==> flow/design.v <==
`default_nettype none
module busBridge3
  (i_CLK,
   i_rst,
   i_dataRx,
   i_strobeRx,
   o_dataTx,
   i_strobeTx,
   i_strobeSync,
   o_busAddr,
   o_busData,
   i_busData,
   o_busWe,
   o_busRe,
   i_busAck  
   );
   input wire   i_CLK;      
   input wire   i_rst;  
   input wire [7:0] i_dataRx;
   input wire 	    i_strobeRx;  
   output wire [7:0] o_dataTx;
   input wire 	     i_strobeTx;  
   input wire 	     i_strobeSync;
   output reg [31:0] o_busAddr;
   output reg [31:0] o_busData;
   input wire [31:0] i_busData;
   output reg 	     o_busWe;   
   output reg 	     o_busRe;
   input wire 	     i_busAck;
   localparam STROBE_TX_DELAY = 32'd2;  
   reg 		     pendingRead;
   reg [15:0] 	     readMargin;
   reg [15:0] 	     readMarginMin;
   reg [31:0] 	     shiftIn;
   wire [31:0] 	     nextShiftIn = {i_dataRx, shiftIn[31:8]};
   reg [31:0] 	     shiftOut;
   wire [31:0] 	     nextShiftOut = {8'd0, shiftOut[31:8]};
   assign o_dataTx = shiftOut[7:0];
   localparam STATE_IDLE = 8'd0;
   localparam STATE_ADDRINC = 8'd1;
   localparam STATE_WORDWIDTH = 8'd2;
   localparam STATE_NWORDS = 8'd3;
   localparam STATE_ADDRWRITE = 8'd4;
   localparam STATE_WRITE = 8'd5;
   localparam STATE_ADDRREAD = 8'd6;
   localparam STATE_READ = 8'd7;
   localparam STATE_MARGIN = 8'd8;
   reg [1:0] 	     nRemMinusOne;
   reg [7:0] 	     state;
   reg [31:0] 	     addr;
   reg [7:0] 	     config_addrInc;
   reg [1:0] 	     config_wordwidthMinusOne;
   reg [15:0] 	     config_nWordsMinusOne;
   reg [15:0] 	     countNWords;
   task doRead(input [31:0] newAddr, input[15:0] paramCountMinusOne);
      begin
	 o_busRe <= 1'b1;
	 o_busAddr <= newAddr;
	 pendingRead <= 1'b1;
	 addr <= newAddr + {24'd0, config_addrInc};
	 readMargin <= 16'd0;	 
	 if (paramCountMinusOne == 16'd0) begin
	    state <= STATE_IDLE;
	    nRemMinusOne <= 2'd0;		 
	    countNWords <= 16'dx;		 
	 end else begin
	    countNWords <= paramCountMinusOne - 16'd1;
	    state <= STATE_READ;
	    nRemMinusOne <= config_wordwidthMinusOne;		 
	 end
      end
   endtask   
   always @(posedge i_CLK) begin
      o_busWe <= 1'b0;
      o_busRe <= 1'b0;      
      o_busAddr <= 32'bx;      
      o_busData <= 32'bx;      
      readMargin <= (readMargin == 16'hFFFF) ? readMargin : readMargin + 16'd1;
      if (i_strobeTx) begin
	 shiftOut 	<= nextShiftOut;
	 if (pendingRead)
	   readMarginMin <= 16'd0;  
	 else
	   readMarginMin <= readMargin < readMarginMin ? readMargin : readMarginMin;  
      end
      if (i_busAck & pendingRead) begin
	 shiftOut <= i_busData;
	 pendingRead <= 1'b0;
	 readMargin <= 16'd0;
      end
      if (i_strobeRx) begin
	 shiftIn <= nextShiftIn;
	 nRemMinusOne <= nRemMinusOne - 2'd1;
	 if (nRemMinusOne == 2'd0) begin
	    case (state)
	      STATE_IDLE: begin
		 case (i_dataRx)
		   STATE_ADDRWRITE: begin
		      state <= i_dataRx; 
		      nRemMinusOne <= 2'd3;
		   end
		   STATE_WRITE: begin
		      state <= i_dataRx;
		      countNWords <= config_nWordsMinusOne;
		      nRemMinusOne <= config_wordwidthMinusOne;      
		   end
		   STATE_ADDRREAD: begin
		      state <= i_dataRx; 
		      nRemMinusOne <= 2'd3;
		   end
		   STATE_ADDRINC: begin
		      state <= i_dataRx; 
		      nRemMinusOne <= 2'd0;
		   end
		   STATE_WORDWIDTH: begin 
		      state <= i_dataRx; 
		      nRemMinusOne <= 2'd0;
		   end
		   STATE_NWORDS: begin 
		      state <= i_dataRx; 
		      nRemMinusOne <= 2'd1;
		   end
		   STATE_READ: begin
		      doRead(addr, config_nWordsMinusOne);
		   end
		   STATE_MARGIN: begin
		      state <= i_dataRx; 
		      nRemMinusOne <= 2'd0;
		      if (pendingRead) begin
			 shiftOut <= 16'd0;
			 pendingRead <= 1'b0;
		      end else begin
			 shiftOut <= (readMarginMin < STROBE_TX_DELAY) ? 32'd0 : readMarginMin - STROBE_TX_DELAY;
		      end
		      readMarginMin <= 16'hFFFF;
		   end
		   default: begin 
		      state <= STATE_IDLE;
		      nRemMinusOne <= 2'd0;
		   end
		 endcase
	      end
	      STATE_ADDRWRITE: begin 
		 addr <= nextShiftIn;
		 state <= STATE_WRITE;
		 countNWords <= config_nWordsMinusOne;
		 nRemMinusOne <= config_wordwidthMinusOne;      
	      end
	      STATE_ADDRREAD: begin
		 doRead(nextShiftIn, config_nWordsMinusOne);
	      end
	      STATE_ADDRINC: begin 
		 config_addrInc <= nextShiftIn[31:24];
		 state <= STATE_IDLE;
		 nRemMinusOne <= 2'd0;
	      end
	      STATE_WORDWIDTH: begin
		 config_wordwidthMinusOne <= nextShiftIn[31:24];
		 state <= STATE_IDLE;
		 nRemMinusOne <= 2'd0;
	      end
	      STATE_NWORDS: begin
		 config_nWordsMinusOne <= nextShiftIn[31:16];
		 state <= STATE_IDLE;
		 nRemMinusOne <= 2'd0;
	      end
	      STATE_WRITE: begin
		 o_busWe <= 1'b1;
		 o_busAddr <= addr;		 
		 case (config_wordwidthMinusOne)
		   2'd0: o_busData <= {24'd0, nextShiftIn[31:24]};		   
		   2'd1: o_busData <= {16'd0, nextShiftIn[31:16]};
		   2'd2: o_busData <= {8'd0, nextShiftIn[31:8]};
		   2'd3: o_busData <= nextShiftIn;
		 endcase
		 addr <= addr + {24'd0, config_addrInc};
		 if (countNWords == 16'd0) begin
		    state <= STATE_IDLE;
		    nRemMinusOne <= 2'd0;		 
		    countNWords <= 16'dx;		 
		 end else begin
		    countNWords <= countNWords - 16'd1;
		    nRemMinusOne <= config_wordwidthMinusOne;		 
		 end
	      end
	      STATE_READ: begin
		 doRead(addr, countNWords);
	      end
	      STATE_MARGIN: begin
		 state <= STATE_IDLE;
		 nRemMinusOne <= 2'd0;		 	      
	      end
	      default: begin
		 state <= STATE_IDLE;
		 nRemMinusOne <= 2'd0;		 	      
	      end
	    endcase
	 end  
      end  
      if (i_strobeSync) begin
	 state <= STATE_IDLE;
	 nRemMinusOne <= 2'd0;
	 pendingRead <= 1'b0;	 
      end
      if (i_rst) begin
	 o_busWe <= 1'b0;
	 o_busRe <= 1'b0;
	 o_busAddr <= 32'd0;
	 pendingRead <= 1'b0;
	 readMargin <= 16'hFFFF;
	 readMarginMin <= 16'hFFFF;
	 shiftIn <= 32'd0;
	 shiftOut <= 32'd0;
	 nRemMinusOne <= 2'd0;
	 state <= STATE_IDLE;
	 addr <= 32'd0;
	 config_addrInc <= 8'd1;
	 config_wordwidthMinusOne <= 2'd3;
	 config_nWordsMinusOne <= 16'd0;
	 countNWords <= 16'd0;
      end
   end   
endmodule
Appendix: tool output

Tool chain data of busBridge3
Module busBridge3 before and after one edit of its RTL, step after step.
"original" refers to lines of the RTL above, "edited" to lines of the edited file.
"change" is "edited" less "original", of the values as shown; "rel. change" is that difference over "original", in percent.
Operators carry their Yosys type and port widths (W data, S select, Z words).
Cell names lack the library's common part.
The mark -- stands for no value.
- top: busBridge3
- clock: i_CLK
- library: sky130hd
- timing corner: tt_025C_1v80

The edit
Unified diff, file above to edited file.
The edited RTL no longer does the same as the RTL above: the edit was made by script, with no optimisation intended.
begin of diff
@@ -65,5 +65,5 @@
 	    countNWords <= 16'dx;		 
 	 end else begin
-	    countNWords <= paramCountMinusOne - 16'd1;
+	    countNWords <= paramCountMinusOne + 16'd1;
 	    state <= STATE_READ;
 	    nRemMinusOne <= config_wordwidthMinusOne;		 
end of diff

Word level
Counts by Yosys on the flattened word-level netlist (proc, flatten, opt, wreduce; memories kept). Register bits leave out memories and registers merged into their read ports (data or address). Print and check cells are left out. Cells with the same type and inputs are merged into one.
- storage and ports (element ; original ; edited ; change ; rel. change (%)):
    register bits after elaboration ; 247 ; 247 ; 0 ; 0.00
    bits in latches ; 0 ; 0 ; 0 ; --
    bits in writable memories ; 0 ; 0 ; 0 ; --
    memory bits (read-only) ; 0 ; 0 ; 0 ; --
    word width x clocked read ports ; 0 ; 0 ; 0 ; --
    memory cells ; 0 ; 0 ; 0 ; --
    input port bits ; 46 ; 46 ; 0 ; 0.00
    output and inout bits ; 74 ; 74 ; 0 ; 0.00
- cells by class (element ; original ; edited ; change ; rel. change (%)):
    add/subtract/negate cells ; 7 ; 8 ; +1 ; +14.29
    $mul ; 0 ; 0 ; 0 ; --
    divide/modulo/power cells ; 0 ; 0 ; 0 ; --
    $lt $le $gt $ge ; 2 ; 2 ; 0 ; 0.00
    equality and inequality tests ; 22 ; 22 ; 0 ; 0.00
    shift-type cells ; 0 ; 0 ; 0 ; --
    multiplexer cells ; 54 ; 55 ; +1 ; +1.85
    bitwise gates (word level) ; 3 ; 3 ; 0 ; 0.00
    reductions and logical operators ; 19 ; 19 ; 0 ; 0.00
- operators by type and width (cell ; original ; edited ; change ; rel. change (%)):
    $add A16 B1 Y16 const B ; 1 ; 3 ; +2 ; +200.00
    $mux W16 ; 14 ; 15 ; +1 ; +7.14
    $sub A16 B1 Y16 const B ; 2 ; 1 ; -1 ; -50.00
    $pmux W16 S4 ; 1 ; 0 ; -1 ; -100.00
    $pmux W16 S5 ; 0 ; 1 ; +1 ; --
Operator kinds equal on both sides are left out: 38.

Logic depth
Longest topological path by Yosys (ltp), each cell counted once; first at word level (registers and memories cut), then after technology mapping (sequential cells cut; the memories' decode and read muxes count).
- depth (element ; original ; edited ; change ; rel. change (%)):
    depth in word-level cells ; 8 ; 8 ; 0 ; 0.00
    ABC_AREA ; 0 ; 0 ; -- ; --
    gate-level depth with buffers ; 19 ; 19 ; 0 ; 0.00
    mapped depth without buffers ; 13 ; 14 ; +1 ; +7.69

Synthesis result
Source: synth_stat.txt of the flow (Yosys; design flattened, memories mapped). It holds for the ABC_AREA given above (unset counts as 0); a run with the other value may have another netlist.
- cells by type (type ; original ; edited ; change ; rel. change (%)):
    nand2_1 ; 169 ; 223 ; +54 ; +31.95
    a21oi_1 ; 115 ; 139 ; +24 ; +20.87
    nand3_1 ; 41 ; 59 ; +18 ; +43.90
    o21ai_0 ; 89 ; 74 ; -15 ; -16.85
    ha_1 ; 28 ; 43 ; +15 ; +53.57
    mux2_2 ; 27 ; 13 ; -14 ; -51.85
    o221ai_1 ; 16 ; 2 ; -14 ; -87.50
    mux2i_1 ; 108 ; 96 ; -12 ; -11.11
    and3_1 ; 20 ; 31 ; +11 ; +55.00
    and2_1 ; 7 ; 18 ; +11 ; +157.14
    o2111ai_1 ; 1 ; 11 ; +10 ; +1000.00
    clkbuf_1 ; 101 ; 109 ; +8 ; +7.92
    or3_1 ; 9 ; 16 ; +7 ; +77.78
    inv_1 ; 35 ; 29 ; -6 ; -17.14
    nor4_1 ; 31 ; 25 ; -6 ; -19.35
    nand4_1 ; 28 ; 22 ; -6 ; -21.43
    buf_2 ; 18 ; 12 ; -6 ; -33.33
    a2111oi_0 ; 4 ; 10 ; +6 ; +150.00
Cell types equal on both sides are left out: 11.
The list need not be complete.
- synthesis totals (element ; original ; edited ; change ; rel. change (%)):
    standard cells after synthesis ; 1588 ; 1667 ; +79 ; +4.97
    mapped area (µm²) ; 12998.7 ; 13345.3 ; +346.6 ; +2.67
    area of sequential cells (µm²) ; 4784.6 ; 4784.6 ; 0.0 ; 0.00
    flip-flops ; 239 ; 239 ; 0 ; 0.00

Worst setup path after synthesis
Path of least setup slack by OpenSTA after synthesis, without wires, with an ideal clock, recovery checks aside; 20% of the period is set as input and as output delay. Where synthesis merged equal registers, the netlist keeps one of their names.
- timing path post-synthesis (element ; original ; edited ; change ; rel. change (%)):
    path type ; reg-to-reg ; reg-to-reg ; -- ; --
    start ; reg state[0] ; reg state[3] ; -- ; --
    end ; reg addr[10] ; reg countNWords[15] ; -- ; --
    period (ns) ; 5.0 ; 5.0 ; 0.0 ; 0.00
    library setup time (ns) ; 0.133 ; 0.074 ; -0.059 ; --
    time at the first pin (ns) ; 0.000 ; 0.000 ; 0.000 ; --
    arrival time (ns) ; 4.406 ; 4.253 ; -0.153 ; -3.47
    data required time (ns) ; 4.867 ; 4.926 ; +0.059 ; +1.21
    setup slack (ns) ; 0.460 ; 0.673 ; +0.213 ; --
    path delay (ns) ; 4.539 ; 4.327 ; -0.212 ; -4.67
    stages ; 19 ; 17 ; -2 ; -10.53
    buffers on the path ; 5 ; 3 ; -2 ; -40.00
    synthesis period reached (ns) ; 4.54 ; 4.327 ; -0.213 ; -4.69
"path delay" is the arrival time less input delay plus setup time.
"stages": output pins that drive a net of the path, with the launching flip-flop's if there is one; two outputs of one cell count as two.
"synthesis period reached" = period - worst setup slack (recovery checks aside). The figure is calculated, with input and output delays left at 20% of the set period.
Between the ends stands the longest chain of elaborated cells between them, by number of cells; it is not shown to be the way that was timed. Of several equally long chains one is given.
A line is the first line of the expression or statement that the cell stems from. Yosys adds cells for indexed reads and writes and turns some case tables into memories.
At most two assigning lines are given for a register; there are more.
Between the ends, post-synthesis, original:
- cell sequence: dfxtp_1 -> clkbuf_1 -> nor4b_2 -> nand2_1 -> clkbuf_1 -> clkbuf_1 -> buf_1 -> clkbuf_1 -> nand2_1 -> nand2_1 -> ha_1 -> fa_1 -> a211oi_1 -> nor2_1 -> o41ai_1 -> a21o_1 -> mux2_2 -> a211oi_1 -> nor4_1
- noted cells in the longest elaborated chain: 4
- RTL lines, path post-synthesis, original (element ; line ; source):
    from (decl) ; 49 ; reg [7:0] state;
    from (assign) ; 99 ; state <= i_dataRx;
    from (assign) ; 103 ; state <= i_dataRx;
    $eq A8 B3 Y1 ; 95 ; case (state)
    $reduce_or A2 Y1 ; -- ;
    $reduce_bool A4 Y1 ; -- ;
    $reduce_and A4 Y1 ; -- ;
    to (assign) ; 144 ; addr <= nextShiftIn;
    to (assign) ; 176 ; addr <= addr + {24'd0, config_addrInc};
    to (decl) ; 50 ; reg [31:0] addr;
Between the ends, post-synthesis, edited:
- cell sequence: dfxtp_1 -> nor4_1 -> and3_1 -> clkbuf_1 -> and2_0 -> clkbuf_1 -> clkbuf_1 -> nand2_1 -> ha_1 -> o21a_1 -> o21ai_0 -> nor4bb_1 -> o311ai_0 -> a21oi_1 -> xor2_1 -> or4_1 -> a31oi_1
- noted cells in the longest elaborated chain: 3
- RTL lines, path post-synthesis, edited (element ; line ; source):
    from (decl) ; 49 ; reg [7:0] state;
    from (assign) ; 99 ; state <= i_dataRx;
    from (assign) ; 103 ; state <= i_dataRx;
    $logic_not A8 Y1 ; 95 ; case (state)
    $ne A3 B3 Y1 ; -- ;
    $reduce_and A4 Y1 ; -- ;
    to (assign) ; 104 ; countNWords <= config_nWordsMinusOne;
    to (assign) ; 146 ; countNWords <= config_nWordsMinusOne;
    to (decl) ; 54 ; reg [15:0] countNWords;

Timing after layout
Path of least setup slack in the final report of each run of pair 1 (OpenROAD, finished layout, wires in). Where an end is a register, its clock arrival counts in the times.
- timing path post-layout (element ; original ; edited ; change ; rel. change (%)):
    path type ; reg-to-reg ; reg-to-reg ; -- ; --
    start ; reg state[3] ; reg state[0] ; -- ; --
    end ; reg addr[16] ; reg addr[30] ; -- ; --
    period (ns) ; 5.0 ; 5.0 ; 0.0 ; 0.00
    library setup time (ns) ; 0.12 ; 0.12 ; 0.00 ; --
    time at the first pin (ns) ; 0.54 ; 0.53 ; -0.01 ; -1.85
    arrival time (ns) ; 5.07 ; 4.74 ; -0.33 ; -6.51
    data required time (ns) ; 5.43 ; 5.42 ; -0.01 ; -0.18
    setup slack (ns) ; 0.36 ; 0.68 ; +0.32 ; --
    stages ; 14 ; 15 ; +1 ; +7.14
    buffers on the path ; 0 ; 0 ; 0 ; --
Between the ends stands the longest chain of elaborated cells between them, by number of cells; it is not shown to be the way that was timed. Of several equally long chains one is given.
At most two assigning lines are given for a register; there are more.
Between the ends, post-layout, original:
- cell sequence: dfxtp_1 -> or4_1 -> nor3_4 -> nand2_1 -> nand2_1 -> ha_1 -> fa_1 -> a211oi_1 -> nor2_1 -> o41a_1 -> nand2_1 -> or4b_2 -> a311oi_1 -> nor3_1
- noted cells in the longest elaborated chain: 4
- RTL lines, path post-layout, original (element ; line ; source):
    from (decl) ; 49 ; reg [7:0] state;
    from (assign) ; 99 ; state <= i_dataRx;
    from (assign) ; 103 ; state <= i_dataRx;
    $eq A8 B3 Y1 ; 95 ; case (state)
    $reduce_or A2 Y1 ; -- ;
    $reduce_bool A4 Y1 ; -- ;
    $reduce_and A4 Y1 ; -- ;
    to (assign) ; 144 ; addr <= nextShiftIn;
    to (assign) ; 176 ; addr <= addr + {24'd0, config_addrInc};
    to (decl) ; 50 ; reg [31:0] addr;
Between the ends, post-layout, edited:
- cell sequence: dfxtp_1 -> nor4b_2 -> and2_2 -> nand2_1 -> nand2_1 -> ha_1 -> fa_1 -> a21o_1 -> a21oi_1 -> o211a_1 -> nor3b_2 -> nand3_1 -> nor2_1 -> a211oi_1 -> a2111oi_0
- noted cells in the longest elaborated chain: 4
- RTL lines, path post-layout, edited (element ; line ; source):
    from (decl) ; 49 ; reg [7:0] state;
    from (assign) ; 99 ; state <= i_dataRx;
    from (assign) ; 103 ; state <= i_dataRx;
    $eq A8 B3 Y1 ; 95 ; case (state)
    $reduce_or A2 Y1 ; -- ;
    $reduce_bool A4 Y1 ; -- ;
    $reduce_and A4 Y1 ; -- ;
    to (assign) ; 144 ; addr <= nextShiftIn;
    to (assign) ; 176 ; addr <= addr + {24'd0, config_addrInc};
    to (decl) ; 50 ; reg [31:0] addr;

Layout results
Both versions went through the flow (Yosys, OpenROAD) with the same settings in each pair. Constraints: input delay and output delay 20% of the set period each, output load 0.01 pF.
Flow settings, pair 1:
- CORE_UTILIZATION: 40
- period_ns: 5.0
- noted CAP_MARGIN: 20
- CORE_MARGIN at 2
- noted SLEW_MARGIN: 20
- final reports, pair 1 (element ; original ; edited ; change ; rel. change (%)):
    netlist area reported by Yosys (µm²) ; 12998.7 ; 13345.3 ; +346.6 ; +2.67
    die area (µm²) ; 33955.4 ; 34840.1 ; +884.7 ; +2.61
    standard-cell area after routing (µm²) ; 15472.3 ; 15617.5 ; +145.2 ; +0.94
    post-layout utilization (%) ; 47.9 ; 47.8 ; -0.1 ; --
    setup slack of the worst path (ns) ; 0.361 ; 0.681 ; +0.320 ; --
    sum of negative setup slack (ns) ; 0.000 ; 0.000 ; 0.000 ; --
    post-route worst hold slack (ns) ; 0.457 ; 0.456 ; -0.001 ; --
    total power after layout (µW) ; 5432 ; 5023 ; -409 ; -7.53
    achieved period (ns) ; 4.639 ; 4.319 ; -0.320 ; -6.90
Flow settings, pair 2:
- noted CAP_MARGIN: 10
- CORE_UTILIZATION: 22
- GPL_ROUTABILITY_DRIVEN at 1
- noted GPL_TIMING_DRIVEN: 0
- MAX_ROUTING_LAYER: met4
- PLACE_DENSITY_LB_ADDON: 0.15
- period_ns: 6.02
- CORE_MARGIN at 2
- noted SLEW_MARGIN: 20
- final reports, pair 2 (element ; original ; edited ; change ; rel. change (%)):
    netlist area reported by Yosys (µm²) ; 12998.7 ; 13345.3 ; +346.6 ; +2.67
    die area (µm²) ; 61046.1 ; 62647.6 ; +1601.5 ; +2.62
    standard-cell area after routing (µm²) ; 16124.2 ; 16575.9 ; +451.7 ; +2.80
    post-layout utilization (%) ; 27.5 ; 27.6 ; +0.1 ; --
    setup slack of the worst path (ns) ; 0.196 ; 0.537 ; +0.341 ; --
    sum of negative setup slack (ns) ; 0.000 ; 0.000 ; 0.000 ; --
    post-route worst hold slack (ns) ; 0.463 ; 0.464 ; +0.001 ; --
    total power after layout (µW) ; 4566 ; 4638 ; +72 ; +1.58
    achieved period (ns) ; 5.824 ; 5.483 ; -0.341 ; -5.86
By "achieved period" is meant the clock period of the run minus its worst setup slack. This is arithmetic on one report: input and output delays are still those of the set period (20% each).
"total power after layout" rests on the timing tool's default activity at the inputs, not on a simulated workload.
